==> flow/design.v <==
module fix_mul(
	output reg overflow, 
	output reg [16-1:0] z, 
	input [16-1:0] a, b 
);
reg sign;
reg [16-1:0] abs_a, abs_b;
reg [2*16-1:0] abs_r_result;
always@(*) begin
	sign = a[16-1] ^ b[16-1];
	abs_a = a[16-1] ? ~a + 1 : a;
	abs_b = b[16-1] ? ~b + 1 : b;
	abs_r_result = abs_a[16-1:0] * abs_b[16-1:0];
	z = sign ? ~abs_r_result[16-1+10:10] + 1 : abs_r_result[16-1+10:10];
	if(abs_r_result[2*16-2:16-1+10] > 0) overflow = 1'b1;
	else overflow = 1'b0;
end
endmodule
module fix_div(
	output reg overflow, 
	output reg [16-1:0] z, 
	input [16-1:0] a, b 
);
reg sign;
reg [2*16-1:0] abs_a;
reg [16-1:0] abs_b;
reg [2*16-1:0] abs_r_result;
always@(*) begin
	sign = a[16-1] ^ b[16-1];
	abs_a[16-1:0] = 0;
	abs_a[16-1+10:10] = a[16-1] ? ~a + 1 : a;
	abs_a[2*16-1:16+10] = 0;
	abs_b = b[16-1] ? ~b + 1 : b;
	abs_r_result = abs_a[2*16-1:0] / {{16{1'b0}},abs_b[16-1:0]};
	z = sign ? ~abs_r_result[16-1:0] + 1 : abs_r_result[16-1:0];
	if(abs_r_result[2*16-2:16] > 0 || abs_b == 0) overflow = 1'b1;
	else overflow = 1'b0;
end
endmodule
module fix_add(
	output reg overflow, 
	output reg [16-1:0] z, 
	input [16-1:0] a, b 
);
reg [16:0] ext_a, ext_b, r_result;
always@(*) begin
	ext_a = {a[16-1],a};
	ext_b = {b[16-1],b};
	r_result = ext_a + ext_b;
	z = r_result[16-1:0];
	if(r_result[16] != r_result[16-1]) overflow = 1'b1;
	else overflow = 1'b0;
end
endmodule
module fix_mac(	 
	output overflow, 
	output [16-1:0] z, 
	input [16-1:0] a, b, c 
);
wire u_fix_mul_overflow;
wire [16-1:0] u_fix_mul_z;
fix_mul u_fix_mul(
	.overflow(u_fix_mul_overflow), 
	.z(u_fix_mul_z), 
	.a(a), .b(b) 
);
wire u_fix_add_overflow;
wire [16-1:0] u_fix_add_z;
fix_add u_fix_add(
	.overflow(u_fix_add_overflow), 
	.z(u_fix_add_z), 
	.a(u_fix_mul_z), .b(c) 
);
assign z = u_fix_add_z;
assign overflow = u_fix_mul_overflow | u_fix_add_overflow;
endmodule
module fix_sdc(	 
	output overflow, 
	output [16-1:0] z, 
	input [16-1:0] a, b, c 
);
wire [16-1:0] minus_b = ~b + 1;
wire u_fix_sub_overflow;
wire [16-1:0] u_fix_sub_z;
fix_add u_fix_sub(
	.overflow(u_fix_sub_overflow), 
	.z(u_fix_sub_z), 
	.a(a), .b(minus_b) 
);
wire u_fix_div_overflow;
wire [16-1:0] u_fix_div_z;
fix_div u_fix_div(
	.overflow(u_fix_div_overflow), 
	.z(u_fix_div_z), 
	.a(u_fix_sub_z), .b(c) 
);
assign z = u_fix_div_z;
assign overflow = u_fix_sub_overflow | u_fix_div_overflow;
endmodule
module fixu(
	output reg ack, 
	output reg overflow, 
	output reg [16-1:0] z, 
	input [16-1:0] a, b, c, 
	input fn, 
	input req, 
	input enable, 
	input rstn, clk 
);
reg [16-1:0] u_fix_mac_a, u_fix_mac_b, u_fix_mac_c;
wire [16-1:0] u_fix_mac_z;
wire u_fix_mac_overflow;
fix_mac u_fix_mac(
	.a(u_fix_mac_a), .b(u_fix_mac_b), .c(u_fix_mac_c), 
	.z(u_fix_mac_z), .overflow(u_fix_mac_overflow) 
);
reg [16-1:0] u_fix_sdc_a, u_fix_sdc_b, u_fix_sdc_c;
wire [16-1:0] u_fix_sdc_z;
wire u_fix_sdc_overflow;
fix_sdc u_fix_sdc(
	.a(u_fix_sdc_a), .b(u_fix_sdc_b), .c(u_fix_sdc_c), 
	.z(u_fix_sdc_z), .overflow(u_fix_sdc_overflow)
);
reg [1:0] req_d;
always@(negedge rstn or posedge clk) begin
	if(!rstn) req_d <= 2'b00;
	else if(enable) begin
		req_d[1] <= req_d[0];
		req_d[0] <= req;
	end
end
wire req_x = ^req_d;
reg [4:0] cnt;
always@(negedge rstn or posedge clk) begin
	if(!rstn) begin
		cnt <= 5'd0;
		ack <= 1'b0;
		z <= 0;
		overflow <= 1'b0;
	end
	else if(enable) begin
		if(cnt == 5'd0) begin
			if(req_x) begin
				case(fn)
					1'd0: begin
						cnt <= 5'd2;
						u_fix_mac_a <= a;
						u_fix_mac_b <= b;
						u_fix_mac_c <= c;
					end
					1'd1: begin
						cnt <= 5'd10;
						u_fix_sdc_a <= a;
						u_fix_sdc_b <= b;
						u_fix_sdc_c <= c;
					end
					default: begin
						u_fix_mac_a <= u_fix_mac_a;
						u_fix_mac_b <= u_fix_mac_b;
						u_fix_mac_c <= u_fix_mac_c;
						u_fix_sdc_a <= u_fix_sdc_a;
						u_fix_sdc_b <= u_fix_sdc_b;
						u_fix_sdc_c <= u_fix_sdc_c;
					end
				endcase
			end
		end
		else begin
			cnt <= cnt - 5'd1;
			if(cnt == 5'd1) begin
				ack <= ~ack;
				case(fn)
					1'd0: begin
						z <= u_fix_mac_z;
						overflow <= u_fix_mac_overflow;
					end
					1'd1: begin
						z <= u_fix_sdc_z;
						overflow <= u_fix_sdc_overflow;
					end
					default: begin
						z <= z;
						overflow <= overflow;
					end
				endcase
			end
		end
	end
end
endmodule
module fix_hpf_table(
	input sel_hpf_0p008, sel_hpf_0p002, sel_hpf_0p00025, 
	output [15:0] hpf_b1, hpf_b2, 
	output [15:0] hpf_a1, hpf_a2
);
assign hpf_b1 = sel_hpf_0p008 ? 16'd732		: sel_hpf_0p002 ? 16'd931	: sel_hpf_0p00025 ? 16'd1011	: 16'd1024;
assign hpf_b2 = sel_hpf_0p008 ? -16'd732	: sel_hpf_0p002 ? -16'd931	: sel_hpf_0p00025 ? -16'd1011	: 16'd1024;
assign hpf_a1 = sel_hpf_0p008 ? -16'd1024	: sel_hpf_0p002 ? -16'd1024	: sel_hpf_0p00025 ? -16'd1024	: 16'd1024;
assign hpf_a2 = sel_hpf_0p008 ? 16'd441		: sel_hpf_0p002 ? 16'd838	: sel_hpf_0p00025 ? 16'd998		: 16'd1024;
endmodule
module fix_lpf_table(
	input sel_lpf_0p1875, sel_lpf_0p325, sel_lpf_0p75, 
	output [15:0] lpf_b1, lpf_b2, lpf_b3, lpf_b4, lpf_b5, lpf_b6, 
	output [15:0] lpf_a1, lpf_a2, lpf_a3, lpf_a4, lpf_a5, lpf_a6
);
assign lpf_b1 = sel_lpf_0p1875 ? 16'd30		: sel_lpf_0p325 ? 16'd54	: sel_lpf_0p75 ? 16'd321	: 16'd1024;
assign lpf_b2 = sel_lpf_0p1875 ? -16'd55	: sel_lpf_0p325 ? -16'd3	: sel_lpf_0p75 ? 16'd1362	: 16'd1024;
assign lpf_b3 = sel_lpf_0p1875 ? 16'd33		: sel_lpf_0p325 ? 16'd56	: sel_lpf_0p75 ? 16'd2518	: 16'd1024;
assign lpf_b4 = sel_lpf_0p1875 ? 16'd33		: sel_lpf_0p325 ? 16'd56	: sel_lpf_0p75 ? 16'd2518	: 16'd1024;
assign lpf_b5 = sel_lpf_0p1875 ? -16'd55	: sel_lpf_0p325 ? -16'd3	: sel_lpf_0p75 ? 16'd1362	: 16'd1024;
assign lpf_b6 = sel_lpf_0p1875 ? 16'd30		: sel_lpf_0p325 ? 16'd54	: sel_lpf_0p75 ? 16'd321	: 16'd1024;
assign lpf_a1 = sel_lpf_0p1875 ? 16'd1024	: sel_lpf_0p325 ? 16'd1024	: sel_lpf_0p75 ? 16'd1024	: 16'd1024;
assign lpf_a2 = sel_lpf_0p1875 ? -16'd3507	: sel_lpf_0p325 ? -16'd2266	: sel_lpf_0p75 ? 16'd2270	: 16'd1024;
assign lpf_a3 = sel_lpf_0p1875 ? 16'd5000	: sel_lpf_0p325 ? 16'd2479	: sel_lpf_0p75 ? 16'd2647	: 16'd1024;
assign lpf_a4 = sel_lpf_0p1875 ? -16'd3656	: sel_lpf_0p325 ? -16'd1413	: sel_lpf_0p75 ? 16'd1729	: 16'd1024;
assign lpf_a5 = sel_lpf_0p1875 ? 16'd1366	: sel_lpf_0p325 ? 16'd444	: sel_lpf_0p75 ? 16'd631	: 16'd1024;
assign lpf_a6 = sel_lpf_0p1875 ? -16'd206	: sel_lpf_0p325 ? -16'd53	: sel_lpf_0p75 ? 16'd100	: 16'd1024;
endmodule
module fix_audio_ns(
	output reg ack, 
	output reg overflow, 
	output reg [16-1:0] tx_data, 
	input [16-1:0] rx_data, 
	input [16+16+16+4-1:0] conf, 
	input req, 
	input enable, 
	input rstn, clk 
);
reg [5:0] cst;
localparam
	st_error = (53^(53>>1)),
	st_done = (52^(52>>1)),
	st_vol = (51^(51>>1)), st_load_vol = (50^(50>>1)),
	st_vol_idle = (49^(49>>1)),
	st_kal_update_eec = (48^(48>>1)), st_kal_update_load_eec = (47^(47>>1)),
	st_kal_update_es = (46^(46>>1)), st_kal_update_load_es = (45^(45>>1)),
	st_kal_update_k = (44^(44>>1)),
	st_kal_update_k_load = (43^(43>>1)), st_kal_update_k_1 = (42^(42>>1)),
	st_kal_idle = (40^(40>>1)),
	st_lpf_y0 = (38^(38>>1)), st_lpf_a1 = (37^(37>>1)), 
	st_lpf_a6 = (36^(36>>1)), st_lpf_load_a6 = (35^(35>>1)), 
	st_lpf_a5 = (34^(34>>1)), st_lpf_load_a5 = (33^(33>>1)), 
	st_lpf_a4 = (32^(32>>1)), st_lpf_load_a4 = (31^(31>>1)), 
	st_lpf_a3 = (30^(30>>1)), st_lpf_load_a3 = (29^(29>>1)), 
	st_lpf_a2 = (28^(28>>1)), st_lpf_load_a2 = (27^(27>>1)), 
	st_lpf_b6 = (26^(26>>1)), st_lpf_load_b6 = (25^(25>>1)), 
	st_lpf_b5 = (24^(24>>1)), st_lpf_load_b5 = (23^(23>>1)), 
	st_lpf_b4 = (22^(22>>1)), st_lpf_load_b4 = (21^(21>>1)), 
	st_lpf_b3 = (20^(20>>1)), st_lpf_load_b3 = (19^(19>>1)), 
	st_lpf_b2 = (18^(18>>1)), st_lpf_load_b2 = (17^(17>>1)), 
	st_lpf_b1 = (16^(16>>1)), st_lpf_load_b1 = (15^(15>>1)), 
	st_lpf_shift = (14^(14>>1)),
	st_hpf_y0 = (13^(13>>1)),
	st_hpf_a1 = (12^(12>>1)), st_hpf_load_a1 = (11^(11>>1)), 
	st_hpf_a2 = (10^(10>>1)), st_hpf_load_a2 = (09^(09>>1)), 
	st_hpf_b2 = (08^(08>>1)), st_hpf_load_b2 = (07^(07>>1)), 
	st_hpf_b1 = (06^(06>>1)), st_hpf_load_b1 = (05^(05>>1)), 
	st_hpf_shift = (04^(04>>1)),
	st_in_vol = (03^(03>>1)), st_load_in_vol = (02^(02>>1)),
	st_in_vol_idle = (01^(01>>1)),
	st_idle = (00^(00>>1));
wire [1:0] sel_hpf = conf[1:0];
wire sel_hpf_0p008 = sel_hpf == 2'b11;
wire sel_hpf_0p002 = sel_hpf == 2'b10;
wire sel_hpf_0p00025 = sel_hpf == 2'b01;
wire disable_hpf = sel_hpf == 2'b00;
wire [15:0] hpf_b1, hpf_b2, hpf_a1, hpf_a2;
fix_hpf_table u_fix_hpf_table(
	sel_hpf_0p008, sel_hpf_0p002, sel_hpf_0p00025, 
	hpf_b1, hpf_b2, 
	hpf_a1, hpf_a2
);
wire [1:0] sel_lpf = conf[3:2];
wire sel_lpf_0p75 = sel_lpf == 2'b01;
wire sel_lpf_0p325 = sel_lpf == 2'b10;
wire sel_lpf_0p1875 = sel_lpf == 2'b11;
wire disable_lpf = sel_lpf == 2'b00;
wire [15:0] lpf_b1, lpf_b2, lpf_b3, lpf_b4, lpf_b5, lpf_b6;
wire [15:0] lpf_a1, lpf_a2, lpf_a3, lpf_a4, lpf_a5, lpf_a6;
fix_lpf_table u_fix_lpf_table(
	sel_lpf_0p1875, sel_lpf_0p325, sel_lpf_0p75, 
	lpf_b1, lpf_b2, lpf_b3, lpf_b4, lpf_b5, lpf_b6, 
	lpf_a1, lpf_a2, lpf_a3, lpf_a4, lpf_a5, lpf_a6
);
wire [16-1:0] kal_pnc = conf[16+4-1:4];
wire disable_kal = kal_pnc == {16{1'b0}};
wire [16-1:0] kal_mnc = 16'd1024;
wire [16-1:0] vol = conf[16+16+4-1:16+4];
wire disable_vol = vol == 16'd1024;
wire [16-1:0] in_vol = conf[16+16+16+4-1:16+16+4];
wire disable_in_vol = in_vol == 16'd1024;
wire u_fixu_ack;
wire u_fixu_overflow;
wire [16-1:0] u_fixu_z;
reg [16-1:0] u_fixu_a, u_fixu_b, u_fixu_c;
reg u_fixu_fn;
reg u_fixu_req;
fixu u_fixu(
	.ack(u_fixu_ack), 
	.overflow(u_fixu_overflow), 
	.z(u_fixu_z), 
	.a(u_fixu_a), .b(u_fixu_b), .c(u_fixu_c), 
	.fn(u_fixu_fn), 
	.req(u_fixu_req), 
	.enable(enable), 
	.rstn(rstn), .clk(clk) 
);
reg [1:0] req_d, u_fixu_ack_d;
always@(negedge rstn or posedge clk) begin
	if(!rstn) begin
		req_d <= 2'b00;
		u_fixu_ack_d <= 2'b00;
	end
	else if(enable) begin
		req_d[1] <= req_d[0];
		req_d[0] <= req;
		u_fixu_ack_d[1] <= u_fixu_ack_d[0];
		u_fixu_ack_d[0] <= u_fixu_ack;
	end
end
wire req_x = ^req_d;
wire u_fixu_ack_x = ^u_fixu_ack_d;
reg [16-1:0] data;
reg [16-1:0] hpf_x0, hpf_x1;
reg [16-1:0] hpf_y0, hpf_y1;
reg [16-1:0] lpf_x0, lpf_x1, lpf_x2, lpf_x3, lpf_x4, lpf_x5;
reg [16-1:0] lpf_y0, lpf_y1, lpf_y2, lpf_y3, lpf_y4, lpf_y5;
reg [15:0] kal_k, kal_es, kal_eec;
wire [15:0] kal_es_nst = kal_es;
wire [15:0] kal_eec_nst = kal_eec + kal_pnc;
always@(negedge rstn or posedge clk) begin
	if(!rstn) begin
		cst <= st_idle;
		data <= 0;
		u_fixu_fn <= 1'b0;
		u_fixu_req <= 1'b0;
		u_fixu_a <= 0;
		u_fixu_b <= 0;
		u_fixu_c <= 0;
		hpf_x0 <= 0; hpf_x1 <= 0;
		hpf_y0 <= 0; hpf_y1 <= 0;
		lpf_x0 <= 0; lpf_x1 <= 0; lpf_x2 <= 0; lpf_x3 <= 0; lpf_x4 <= 0; lpf_x5 <= 0;
		lpf_y0 <= 0; lpf_y1 <= 0; lpf_y2 <= 0; lpf_y3 <= 0; lpf_y4 <= 0; lpf_y5 <= 0;
		kal_k <= 0; kal_es <= 0; kal_eec <= 0;
		overflow <= 1'b0;
		ack <= 1'b0;
	end
	else if(enable) begin
		case(cst)
			st_idle: 
				if(req_x) begin
					cst <= st_in_vol_idle;
					data <= rx_data;
					overflow <= 1'b0;
				end
			st_in_vol_idle: begin
				if(disable_in_vol) cst <= st_hpf_shift;
				else cst <= st_load_in_vol;
			end
			st_load_in_vol: begin
				cst <= st_in_vol;
				u_fixu_fn <= 1'b0;
				u_fixu_req <= ~u_fixu_req;
				u_fixu_a <= data;
				u_fixu_b <= in_vol;
				u_fixu_c <= 0;
			end
			st_in_vol:
				if(u_fixu_ack_x) begin
					if(u_fixu_overflow) cst <= st_error;
					else begin
						cst <= st_hpf_shift;
						data <= u_fixu_z;
					end
				end
			st_hpf_shift: begin
				if(disable_hpf) cst <= st_lpf_shift;
				else cst <= st_hpf_load_b1;
				hpf_x0 <= data; hpf_x1 <= hpf_x0;
				hpf_y1 <= hpf_y0;
			end
			st_hpf_load_b1: begin
				cst <= st_hpf_b1;
				u_fixu_fn <= 1'b0;
				u_fixu_req <= ~u_fixu_req;
				u_fixu_a <= hpf_b1;
				u_fixu_b <= hpf_x0;
				u_fixu_c <= 0;
			end
			st_hpf_b1: 
				if(u_fixu_ack_x) begin
					if(u_fixu_overflow) cst <= st_error;
					else cst <= st_hpf_load_b2;
				end
			st_hpf_load_b2: begin
				cst <= st_hpf_b2;
				u_fixu_fn <= 1'b0;
				u_fixu_req <= ~u_fixu_req;
				u_fixu_a <= hpf_b2;
				u_fixu_b <= hpf_x1;
				u_fixu_c <= u_fixu_z;
			end
			st_hpf_b2: 
				if(u_fixu_ack_x) begin
					if(u_fixu_overflow) cst <= st_error;
					else begin
						cst <= st_hpf_load_a2;
						data <= u_fixu_z;
					end
				end
			st_hpf_load_a2: begin
				cst <= st_hpf_a2;
				u_fixu_fn <= 1'b0;
				u_fixu_req <= ~u_fixu_req;
				u_fixu_a <= hpf_a2;
				u_fixu_b <= hpf_y1;
				u_fixu_c <= 0;
			end
			st_hpf_a2: 
				if(u_fixu_ack_x) begin
					if(u_fixu_overflow) cst <= st_error;
					else cst <= st_hpf_load_a1;
				end
			st_hpf_load_a1: begin
				cst <= st_hpf_y0;
				u_fixu_fn <= 1'b1;
				u_fixu_req <= ~u_fixu_req;
				u_fixu_a <= data;
				u_fixu_b <= u_fixu_z;
				u_fixu_c <= hpf_a1;
			end
			st_hpf_y0: 
				if(u_fixu_ack_x) begin
					if(u_fixu_overflow) cst <= st_error;
					else begin
						cst <= st_lpf_shift;
						hpf_y0 <= u_fixu_z;
						data <= u_fixu_z;
					end
				end
			st_lpf_shift: begin
				if(disable_lpf) cst <= st_kal_idle;
				else cst <= st_lpf_load_b1;
				lpf_x0 <= data;
				lpf_x1 <= lpf_x0; lpf_x2 <= lpf_x1; lpf_x3 <= lpf_x2; lpf_x4 <= lpf_x3; lpf_x5 <= lpf_x4;
				lpf_y1 <= lpf_y0; lpf_y2 <= lpf_y1; lpf_y3 <= lpf_y2; lpf_y4 <= lpf_y3; lpf_y5 <= lpf_y4;
			end
			st_lpf_load_b1: begin
				cst <= st_lpf_b1;
				u_fixu_fn <= 1'b0;
				u_fixu_req <= ~u_fixu_req;
				u_fixu_a <= lpf_b1;
				u_fixu_b <= lpf_x0;
				u_fixu_c <= 0;
			end
			st_lpf_b1: 
				if(u_fixu_ack_x) begin
					if(u_fixu_overflow) cst <= st_error;
					else cst <= st_lpf_load_b2;
				end
			st_lpf_load_b2: begin
				cst <= st_lpf_b2;
				u_fixu_fn <= 1'b0;
				u_fixu_req <= ~u_fixu_req;
				u_fixu_a <= lpf_b2;
				u_fixu_b <= lpf_x1;
				u_fixu_c <= u_fixu_z;
			end
			st_lpf_b2: 
				if(u_fixu_ack_x) begin
					if(u_fixu_overflow) cst <= st_error;
					else cst <= st_lpf_load_b3;
				end
			st_lpf_load_b3: begin
				cst <= st_lpf_b3;
				u_fixu_fn <= 1'b0;
				u_fixu_req <= ~u_fixu_req;
				u_fixu_a <= lpf_b3;
				u_fixu_b <= lpf_x2;
				u_fixu_c <= u_fixu_z;
			end
			st_lpf_b3: 
				if(u_fixu_ack_x) begin
					if(u_fixu_overflow) cst <= st_error;
					else cst <= st_lpf_load_b4;
				end
			st_lpf_load_b4: begin
				cst <= st_lpf_b4;
				u_fixu_fn <= 1'b0;
				u_fixu_req <= ~u_fixu_req;
				u_fixu_a <= lpf_b4;
				u_fixu_b <= lpf_x3;
				u_fixu_c <= u_fixu_z;
			end
			st_lpf_b4: 
				if(u_fixu_ack_x) begin
					if(u_fixu_overflow) cst <= st_error;
					else cst <= st_lpf_load_b5;
				end
			st_lpf_load_b5: begin
				cst <= st_lpf_b5;
				u_fixu_fn <= 1'b0;
				u_fixu_req <= ~u_fixu_req;
				u_fixu_a <= lpf_b5;
				u_fixu_b <= lpf_x4;
				u_fixu_c <= u_fixu_z;
			end
			st_lpf_b5: 
				if(u_fixu_ack_x) begin
					if(u_fixu_overflow) cst <= st_error;
					else cst <= st_lpf_load_b6;
				end
			st_lpf_load_b6: begin
				cst <= st_lpf_b6;
				u_fixu_fn <= 1'b0;
				u_fixu_req <= ~u_fixu_req;
				u_fixu_a <= lpf_b6;
				u_fixu_b <= lpf_x5;
				u_fixu_c <= u_fixu_z;
			end
			st_lpf_b6: 
				if(u_fixu_ack_x) begin
					if(u_fixu_overflow) cst <= st_error;
					else begin
						cst <= st_lpf_load_a2;
						data <= u_fixu_z;
					end
				end
			st_lpf_load_a2: begin
				cst <= st_lpf_a2;
				u_fixu_fn <= 1'b0;
				u_fixu_req <= ~u_fixu_req;
				u_fixu_a <= lpf_a2;
				u_fixu_b <= lpf_y1;
				u_fixu_c <= 0;
			end
			st_lpf_a2: 
				if(u_fixu_ack_x) begin
					if(u_fixu_overflow) cst <= st_error;
					else cst <= st_lpf_load_a3;
				end
			st_lpf_load_a3: begin
				cst <= st_lpf_a3;
				u_fixu_fn <= 1'b0;
				u_fixu_req <= ~u_fixu_req;
				u_fixu_a <= lpf_a3;
				u_fixu_b <= lpf_y2;
				u_fixu_c <= u_fixu_z;
			end
			st_lpf_a3: 
				if(u_fixu_ack_x) begin
					if(u_fixu_overflow) cst <= st_error;
					else cst <= st_lpf_load_a4;
				end
			st_lpf_load_a4: begin
				cst <= st_lpf_a4;
				u_fixu_fn <= 1'b0;
				u_fixu_req <= ~u_fixu_req;
				u_fixu_a <= lpf_a4;
				u_fixu_b <= lpf_y3;
				u_fixu_c <= u_fixu_z;
			end
			st_lpf_a4: 
				if(u_fixu_ack_x) begin
					if(u_fixu_overflow) cst <= st_error;
					else cst <= st_lpf_load_a5;
				end
			st_lpf_load_a5: begin
				cst <= st_lpf_a5;
				u_fixu_fn <= 1'b0;
				u_fixu_req <= ~u_fixu_req;
				u_fixu_a <= lpf_a5;
				u_fixu_b <= lpf_y4;
				u_fixu_c <= u_fixu_z;
			end
			st_lpf_a5: 
				if(u_fixu_ack_x) begin
					if(u_fixu_overflow) cst <= st_error;
					else cst <= st_lpf_load_a6;
				end
			st_lpf_load_a6: begin
				cst <= st_lpf_a6;
				u_fixu_fn <= 1'b0;
				u_fixu_req <= ~u_fixu_req;
				u_fixu_a <= lpf_a6;
				u_fixu_b <= lpf_y5;
				u_fixu_c <= u_fixu_z;
			end
			st_lpf_a6: 
				if(u_fixu_ack_x) begin
					if(u_fixu_overflow) cst <= st_error;
					else cst <= st_lpf_a1;
				end
			st_lpf_a1: begin
				cst <= st_lpf_y0;
				u_fixu_fn <= 1'b1;
				u_fixu_req <= ~u_fixu_req;
				u_fixu_a <= data;
				u_fixu_b <= u_fixu_z;
				u_fixu_c <= lpf_a1;
			end
			st_lpf_y0: 
				if(u_fixu_ack_x) begin
					if(u_fixu_overflow) cst <= st_error;
					else begin
						cst <= st_kal_idle;
						lpf_y0 <= u_fixu_z;
						data <= u_fixu_z;
					end
				end
			st_kal_idle: begin
				if(disable_kal) cst <= st_vol_idle;
				else cst <= st_kal_update_k_1;
			end
			st_kal_update_k_1: begin
				cst <= st_kal_update_k_load;
				kal_k <= kal_eec_nst + kal_mnc;
			end
			st_kal_update_k_load: begin
				cst <= st_kal_update_k;
				u_fixu_fn <= 1'b1;
				u_fixu_req <= ~u_fixu_req;
				u_fixu_a <= kal_eec_nst;
				u_fixu_b <= 0;
				u_fixu_c <= kal_k;
			end
			st_kal_update_k: 
				if(u_fixu_ack_x) begin
					if(u_fixu_overflow) cst <= st_error;
					else begin
						cst <= st_kal_update_load_es;
						kal_k <= u_fixu_z;
					end
				end
			st_kal_update_load_es: begin
				cst <= st_kal_update_es;
				u_fixu_fn <= 1'b0;
				u_fixu_req <= ~u_fixu_req;
				u_fixu_a <= kal_k;
				u_fixu_b <= data + (~kal_es_nst + 1);
				u_fixu_c <= kal_es_nst;
			end
			st_kal_update_es: 
				if(u_fixu_ack_x) begin
					if(u_fixu_overflow) cst <= st_error;
					else begin
						cst <= st_kal_update_load_eec;
						kal_es <= u_fixu_z;
					end
				end
			st_kal_update_load_eec: begin
				cst <= st_kal_update_eec;
				u_fixu_fn <= 1'b0;
				u_fixu_req <= ~u_fixu_req;
				u_fixu_a <= ~kal_k + 1;
				u_fixu_b <= kal_eec_nst;
				u_fixu_c <= kal_eec_nst;
			end
			st_kal_update_eec: 
				if(u_fixu_ack_x) begin
					if(u_fixu_overflow) cst <= st_error;
					else begin
						cst <= st_vol_idle;
						kal_eec <= u_fixu_z;
						data <= kal_es;
					end
				end
			st_vol_idle: begin
				if(disable_vol) cst <= st_done;
				else cst <= st_load_vol;
			end
			st_load_vol: begin
				cst <= st_vol;
				u_fixu_fn <= 1'b0;
				u_fixu_req <= ~u_fixu_req;
				u_fixu_a <= data;
				u_fixu_b <= vol;
				u_fixu_c <= 0;
			end
			st_vol:
				if(u_fixu_ack_x) begin
					if(u_fixu_overflow) cst <= st_error;
					else begin
						cst <= st_done;
						data <= u_fixu_z;
					end
				end
			st_error: begin
				cst <= st_done;
				overflow <= 1'b1;
			end
			st_done: begin
				cst <= st_idle;
				tx_data <= data;
				ack <= ~ack;
			end
			default: cst <= st_idle;
		endcase
	end
end
endmodule
* Reports on fix_audio_ns
What the tools print for fix_audio_ns, step after step.
Lines are those of the file above, counted from 1.
Operators: Yosys type, input widths -> output width; for muxes data width and select width s.
Not given: -
- Top :: fix_audio_ns
- Clock input :: clk
- Library :: sky130hd
- Library corner :: tt_025C_1v80

* After elaboration
Source: Yosys, flattened and elaborated, memories not mapped. Widths are those after wreduce. Registers that Yosys merges into a memory's read port (data or address) are not register bits. Print and check cells do not count. Equal cells are merged and count once.
- Register bits :: 519
- Clocked read ports x word width :: 0
- Output and inout bits :: 18
- Elaborated cells :: 333
- Bits in latches :: 0
- Bits in writable memories :: 0
- Bits in read-only memories :: 0
- Memories :: 0
- Reduce/logical cells :: 49
- Multiply operators :: 1
- Magnitude comparators :: 2
- Shift-type cells :: 0
- Muxes and demuxes :: 113
- Divide/modulo/power cells :: 1
- Equality and inequality tests :: 88
- Add/subtract/negate cells :: 15
- Bitwise gates (word level) :: 19
** Operators with widths (number)
- $mux 16 :: 36
- $div 26x16->32 :: 1
- $mul 16x16->31 :: 1
- $pmux 16 s20 :: 1
- $pmux 6 s50 :: 1
- $pmux 16 s15 :: 1
- $mux 6 :: 36
- $add 16x1->16 const B :: 9
- $not 16->16 :: 9
- $eq 6x6->1 const B :: 20
- $pmux 16 s7 :: 1
- $eq 6x5->1 const B :: 16
- $mux 11 :: 6
- $pmux 16 s2 :: 2
- $ne 2x2->1 const B :: 25
- $pmux 16 s3 :: 1
- $mux 5 :: 9
- $eq 6x4->1 const B :: 7
- $mux 12 :: 3
- $add 16x16->17 :: 2
- $eq 16x11->1 const B :: 2
- $add 16x16->16 :: 2
- $logic_not 16->1 :: 2
- $eq 6x3->1 const B :: 4
- $reduce_and 23->1 :: 1
- $reduce_or 21->1 :: 1
- $reduce_bool 20->1 :: 1
- $reduce_and 4->1 :: 5
Not listed: further kinds 40, cells in them 83.

* Longest topological paths
Longest topological path by Yosys (ltp), each cell counted once; first at word level (registers and memories cut), then after technology mapping (sequential cells cut; the memories' decode and read muxes count).
- Depth in word-level cells :: 12
- ABC_AREA :: 0
- Mapped depth :: 489

* Netlist
The flow's flattened synthesis, as Yosys stat reports it; memories are mapped. The netlist is that of the ABC_AREA named above (0 if unset); the other value can give another one.
- Flip-flops :: 519
- Buffer cells :: 286
- Standard cells after synthesis :: 7236
- Sequential part of the area :: 13548.0 sq um
- Synthesis area :: 60800.8 sq um
** Cell types
- sky130_fd_sc_hd__dfrtp_1 :: number 407, total area 1.02E+04 sq um
- sky130_fd_sc_hd__ha_1 :: number 563, total area 7.04E+03 sq um
- sky130_fd_sc_hd__mux2_2 :: number 356, total area 4.01E+03 sq um
- sky130_fd_sc_hd__fa_1 :: number 197, total area 3.94E+03 sq um
- sky130_fd_sc_hd__edfxtp_1 :: number 112, total area 3.36E+03 sq um
- sky130_fd_sc_hd__nand2_1 :: number 743, total area 2.79E+03 sq um
- sky130_fd_sc_hd__xnor2_1 :: number 293, total area 2.57E+03 sq um
- sky130_fd_sc_hd__nor2_1 :: number 656, total area 2.46E+03 sq um
- sky130_fd_sc_hd__a21oi_1 :: number 453, total area 2.27E+03 sq um
- sky130_fd_sc_hd__o21ai_0 :: number 413, total area 2.07E+03 sq um
- sky130_fd_sc_hd__inv_1 :: number 387, total area 1.45E+03 sq um
- sky130_fd_sc_hd__xor2_1 :: number 159, total area 1.39E+03 sq um
- sky130_fd_sc_hd__a21o_1 :: number 167, total area 1.25E+03 sq um
- sky130_fd_sc_hd__nor3_1 :: number 198, total area 990.95 sq um
- sky130_fd_sc_hd__o21a_1 :: number 123, total area 923.386 sq um
- sky130_fd_sc_hd__o31ai_1 :: number 114, total area 855.821 sq um
- sky130_fd_sc_hd__clkbuf_1 :: number 221, total area 829.546 sq um
- sky130_fd_sc_hd__nand3_1 :: number 139, total area 695.667 sq um
Not listed: further types 111, cells in them 1535.
The figures by module come from a second, unflattened synthesis with its own total; it is not the netlist above.
- Cells (unflattened synthesis) :: 8246
- Area total of the unflattened synthesis :: 66134.7 sq um
Each row is one instance without its submodules.
** Modules
- fix_div :: sequential area 0.0 sq um, instances 1, area 25976.2 sq um, cells 3762
- fix_audio_ns :: sequential area 10039.6 sq um, instances 1, area 22685.5 sq um, cells 2620
- fix_mul :: sequential area 0.0 sq um, instances 1, area 9658.0 sq um, cells 1196
- fixu :: sequential area 3508.4 sq um, instances 1, area 4149.0 sq um, cells 190
- fix_add :: sequential area 0.0 sq um, instances 2, area 719.4 sq um, cells 87
- fix_lpf_table :: sequential area 0.0 sq um, instances 1, area 1433.9 sq um, cells 196
- fix_hpf_table :: sequential area 0.0 sq um, instances 1, area 486.7 sq um, cells 68
- fix_sdc :: sequential area 0.0 sq um, instances 1, area 300.3 sq um, cells 39
- fix_mac :: sequential area 0.0 sq um, instances 1, area 6.3 sq um, cells 1

* Worst setup path after synthesis
Source: OpenSTA report_checks on the synthesized netlist (no wires, ideal clock, input and output delay 20% of the period each), path of least setup slack; recovery checks are left aside. Register names are those of the netlist, which keeps one name where synthesis merged equal registers.
- Path type :: register -> register
- Start point :: register u_fixu.u_fix_sdc_c[0]
- End point :: register u_fixu.z[14]
- Required time :: 89.865 ns
- Path slack :: -2.757 ns
- Stages :: 468
- Delay of the path :: 92.757 ns
- Setup time :: 0.135 ns
- Clock period :: 90.0 ns
- Arrival time :: 92.622 ns
- Synthesis period reached :: 92.757 ns
"delay of the path" = arrival - input delay + setup time.
"stages" counts driving pins, that of a launching flip-flop among them; a cell with two outputs on the path counts twice.
"synthesis period reached" = period - worst setup slack (recovery checks aside). The figure is calculated, with input and output delays left at 20% of the set period.
The rows between start and end are the longest chain of elaborated cells between them; the timing report does not say that the signal goes this way. Where chains are equally long, one stands for them.
Each line given opens the expression or statement behind the cell; cells for indexed reads and writes are added by Yosys, which also makes memories of some case tables.
At most two assigning lines are given for a register; there are more.
- Path through :: sky130_fd_sc_hd__edfxtp_1 sky130_fd_sc_hd__clkbuf_1 sky130_fd_sc_hd__clkbuf_1 sky130_fd_sc_hd__inv_1 sky130_fd_sc_hd__clkbuf_1 sky130_fd_sc_hd__ha_1 sky130_fd_sc_hd__nor3b_2 sky130_fd_sc_hd__a41oi_1 sky130_fd_sc_hd__xnor2_1 sky130_fd_sc_hd__nand4_2 sky130_fd_sc_hd__or3_1 sky130_fd_sc_hd__buf_2 sky130_fd_sc_hd__or3_1 sky130_fd_sc_hd__nor2_1 sky130_fd_sc_hd__ha_1 sky130_fd_sc_hd__o31ai_1 sky130_fd_sc_hd__o21ai_0 sky130_fd_sc_hd__nand2b_1 [432 not listed] sky130_fd_sc_hd__nor2_1 sky130_fd_sc_hd__a21oi_1 sky130_fd_sc_hd__ha_1 sky130_fd_sc_hd__a21o_1 sky130_fd_sc_hd__a21o_1 sky130_fd_sc_hd__a21oi_1 sky130_fd_sc_hd__o211ai_1 sky130_fd_sc_hd__or3b_2 sky130_fd_sc_hd__or4_1 sky130_fd_sc_hd__nand4b_1 sky130_fd_sc_hd__nor4_1 sky130_fd_sc_hd__ha_1 sky130_fd_sc_hd__nand3_1 sky130_fd_sc_hd__nor2_1 sky130_fd_sc_hd__a41oi_1 sky130_fd_sc_hd__xor2_1 sky130_fd_sc_hd__a21oi_1 sky130_fd_sc_hd__o21ai_0
- Length of the longest elaborated chain :: 8
** Ends and longest elaborated chain, post-synthesis
- from (decl) :: RTL line 117 : reg [16-1:0] u_fix_sdc_a, u_fix_sdc_b, u_fix_sdc_c;
- from (assign) :: RTL line 155 : u_fix_sdc_c <= c;
- from (assign) :: RTL line 163 : u_fix_sdc_c <= u_fix_sdc_c;
- $not 16->16 :: RTL line 33 : abs_b = b[16-1] ? ~b + 1 : b;
- $add 16x1->16 :: RTL line 33
- $mux 16 :: RTL line 33
- $div 26x16->32 :: RTL line 34 : abs_r_result = abs_a[2*16-1:0] / {{16{1'b0}},abs_b[16-1:0]};
- $not 16->16 :: RTL line 35 : z = sign ? ~abs_r_result[16-1:0] + 1 : abs_r_result[16-1:0];
- $add 16x1->16 :: RTL line 35
- $mux 16 :: RTL line 35
- $pmux 16 s2 :: RTL line 172 : case(fn)
- to (assign) :: RTL line 174 : z <= u_fix_mac_z;
- to (assign) :: RTL line 178 : z <= u_fix_sdc_z;
- to (decl) :: RTL line 103 : output reg [16-1:0] z,

* Worst path after layout
From the final timing report of flow run 1: the path of least setup slack in the routed layout; clock arrival at registers is part of the times.
- Path type :: register -> register
- Start point :: register u_fixu.u_fix_sdc_c[0]
- End point :: register u_fixu.z[8]
- Clock period :: 90.0 ns
- Arrival time :: 84.93 ns
- Required time :: 90.53 ns
- Stages :: 437
- Setup time :: 0.07 ns
- Path slack :: 5.61 ns
The rows between start and end are the longest chain of elaborated cells between them; the timing report does not say that the signal goes this way. Where chains are equally long, one stands for them.
At most two assigning lines are given for a register; there are more.
- Path through :: sky130_fd_sc_hd__edfxtp_1 sky130_fd_sc_hd__inv_2 sky130_fd_sc_hd__ha_1 sky130_fd_sc_hd__or3b_1 sky130_fd_sc_hd__nor4_1 sky130_fd_sc_hd__a221o_1 sky130_fd_sc_hd__o21ai_1 sky130_fd_sc_hd__or3_1 sky130_fd_sc_hd__or3_1 sky130_fd_sc_hd__nor2_1 sky130_fd_sc_hd__ha_1 sky130_fd_sc_hd__o31ai_1 sky130_fd_sc_hd__o21ai_0 sky130_fd_sc_hd__nand2b_1 sky130_fd_sc_hd__nor2_1 sky130_fd_sc_hd__ha_1 sky130_fd_sc_hd__o211a_1 sky130_fd_sc_hd__a211oi_2 [401 not listed] sky130_fd_sc_hd__clkinvlp_4 sky130_fd_sc_hd__or3_1 sky130_fd_sc_hd__o21ai_0 sky130_fd_sc_hd__ha_1 sky130_fd_sc_hd__a21o_1 sky130_fd_sc_hd__a21oi_1 sky130_fd_sc_hd__o21ai_0 sky130_fd_sc_hd__o21ai_1 sky130_fd_sc_hd__or3b_2 sky130_fd_sc_hd__or4_1 sky130_fd_sc_hd__nand4b_1 sky130_fd_sc_hd__nor4_4 sky130_fd_sc_hd__ha_2 sky130_fd_sc_hd__nand3_2 sky130_fd_sc_hd__o31a_1 sky130_fd_sc_hd__xnor2_1 sky130_fd_sc_hd__a21oi_1 sky130_fd_sc_hd__o21ai_0
- Length of the longest elaborated chain :: 8
** Ends and longest elaborated chain, post-layout
- from (decl) :: RTL line 117 : reg [16-1:0] u_fix_sdc_a, u_fix_sdc_b, u_fix_sdc_c;
- from (assign) :: RTL line 155 : u_fix_sdc_c <= c;
- from (assign) :: RTL line 163 : u_fix_sdc_c <= u_fix_sdc_c;
- $not 16->16 :: RTL line 33 : abs_b = b[16-1] ? ~b + 1 : b;
- $add 16x1->16 :: RTL line 33
- $mux 16 :: RTL line 33
- $div 26x16->32 :: RTL line 34 : abs_r_result = abs_a[2*16-1:0] / {{16{1'b0}},abs_b[16-1:0]};
- $not 16->16 :: RTL line 35 : z = sign ? ~abs_r_result[16-1:0] + 1 : abs_r_result[16-1:0];
- $add 16x1->16 :: RTL line 35
- $mux 16 :: RTL line 35
- $pmux 16 s2 :: RTL line 172 : case(fn)
- to (assign) :: RTL line 174 : z <= u_fix_mac_z;
- to (assign) :: RTL line 178 : z <= u_fix_sdc_z;
- to (decl) :: RTL line 103 : output reg [16-1:0] z,

==> runs of fix_audio_ns <==
5 stored runs of fix_audio_ns in the flow (synthesis by Yosys, layout by OpenROAD, sky130hd cells), in arbitrary order. Constraints: input delay and output delay 20% of the set period each, output load 0.01 pF.
"period achieved" means the clock period less the worst setup slack. The figure is calculated, with input and output delays left at 20% of the set period.
"allowed time less slack (worst setup path)" is the time allowed to the run's worst setup path (the clock period less input and output delay, where it has them) less its slack. Clock arrival times count: a late capture clock shortens it, a late launch clock lengthens it.

** Flow run 1
- Settings :: CORE_UTILIZATION=40; period_ns=90.0; CAP_MARGIN=20; CORE_MARGIN=2; SLEW_MARGIN=20
- Synthesis area :: 60800.8 sq um
- Total die area :: 155138.0 sq um
- Area of the standard cells in the finished layout :: 68675.9 sq um
- Utilization in the final report :: 45.4 %
- Worst setup slack after layout :: 5.606 ns
- Final setup TNS :: 0.000 ns
- Worst hold slack :: 0.471 ns
- Period achieved :: 84.394 ns
- Allowed time less slack (worst setup path) :: 84.39 ns
- Worst path kind :: register -> register

** Flow run 2
- Settings :: ABC_AREA=1; CORE_UTILIZATION=17; CTS_CLUSTER_SIZE=18; GPL_TIMING_DRIVEN=0; MAX_ROUTING_LAYER=met4; PLACE_DENSITY_LB_ADDON=0.07; SETUP_SLACK_MARGIN=5.0; SLEW_MARGIN=35; TNS_END_PERCENT=15; period_ns=110.0; CAP_MARGIN=20; CORE_MARGIN=2
- Synthesis area :: 61733.0 sq um
- Total die area :: 367970.0 sq um
- Area of the standard cells in the finished layout :: 72563.3 sq um
- Utilization in the final report :: 20.0 %
- Worst setup slack after layout :: 15.700 ns
- Final setup TNS :: 0.000 ns
- Worst hold slack :: 0.475 ns
- Period achieved :: 94.300 ns
- Allowed time less slack (worst setup path) :: 94.30 ns
- Worst path kind :: register -> register

** Flow run 3
- Settings :: CAP_MARGIN=15; SLEW_MARGIN=5; period_ns=90.0; CORE_MARGIN=2; CORE_UTILIZATION=40
- Synthesis area :: 60800.8 sq um
- Total die area :: 155138.0 sq um
- Area of the standard cells in the finished layout :: 68563.3 sq um
- Utilization in the final report :: 45.3 %
- Worst setup slack after layout :: 5.784 ns
- Final setup TNS :: 0.000 ns
- Worst hold slack :: 0.470 ns
- Period achieved :: 84.216 ns
- Allowed time less slack (worst setup path) :: 84.22 ns
- Worst path kind :: register -> register

** Flow run 4
- Settings :: CORE_UTILIZATION=40; period_ns=86.2; CAP_MARGIN=20; CORE_MARGIN=2; SLEW_MARGIN=20
- Synthesis area :: 60800.8 sq um
- Total die area :: 155138.0 sq um
- Area of the standard cells in the finished layout :: 69516.7 sq um
- Utilization in the final report :: 45.9 %
- Worst setup slack after layout :: 5.052 ns
- Final setup TNS :: 0.000 ns
- Worst hold slack :: 0.473 ns
- Period achieved :: 81.148 ns
- Allowed time less slack (worst setup path) :: 81.15 ns
- Worst path kind :: register -> register

** Flow run 5
- Settings :: CAP_MARGIN=10; CELL_PAD_IN_SITES_DETAIL_PLACEMENT=1; CORE_ASPECT_RATIO=1.96; CTS_CLUSTER_DIAMETER=24; GPL_ROUTABILITY_DRIVEN=1; HOLD_SLACK_MARGIN=-0.07; MAX_ROUTING_LAYER=met5; MIN_ROUTING_LAYER=met1; SETUP_SLACK_MARGIN=-2.0; SLEW_MARGIN=5; period_ns=90.0; CORE_MARGIN=2; CORE_UTILIZATION=40
- Synthesis area :: 60800.8 sq um
- Total die area :: 155315.0 sq um
- Area of the standard cells in the finished layout :: 69605.5 sq um
- Utilization in the final report :: 46.1 %
- Worst setup slack after layout :: 3.221 ns
- Final setup TNS :: 0.000 ns
- Worst hold slack :: 0.472 ns
- Period achieved :: 86.779 ns
- Allowed time less slack (worst setup path) :: 86.78 ns
- Worst path kind :: register -> register
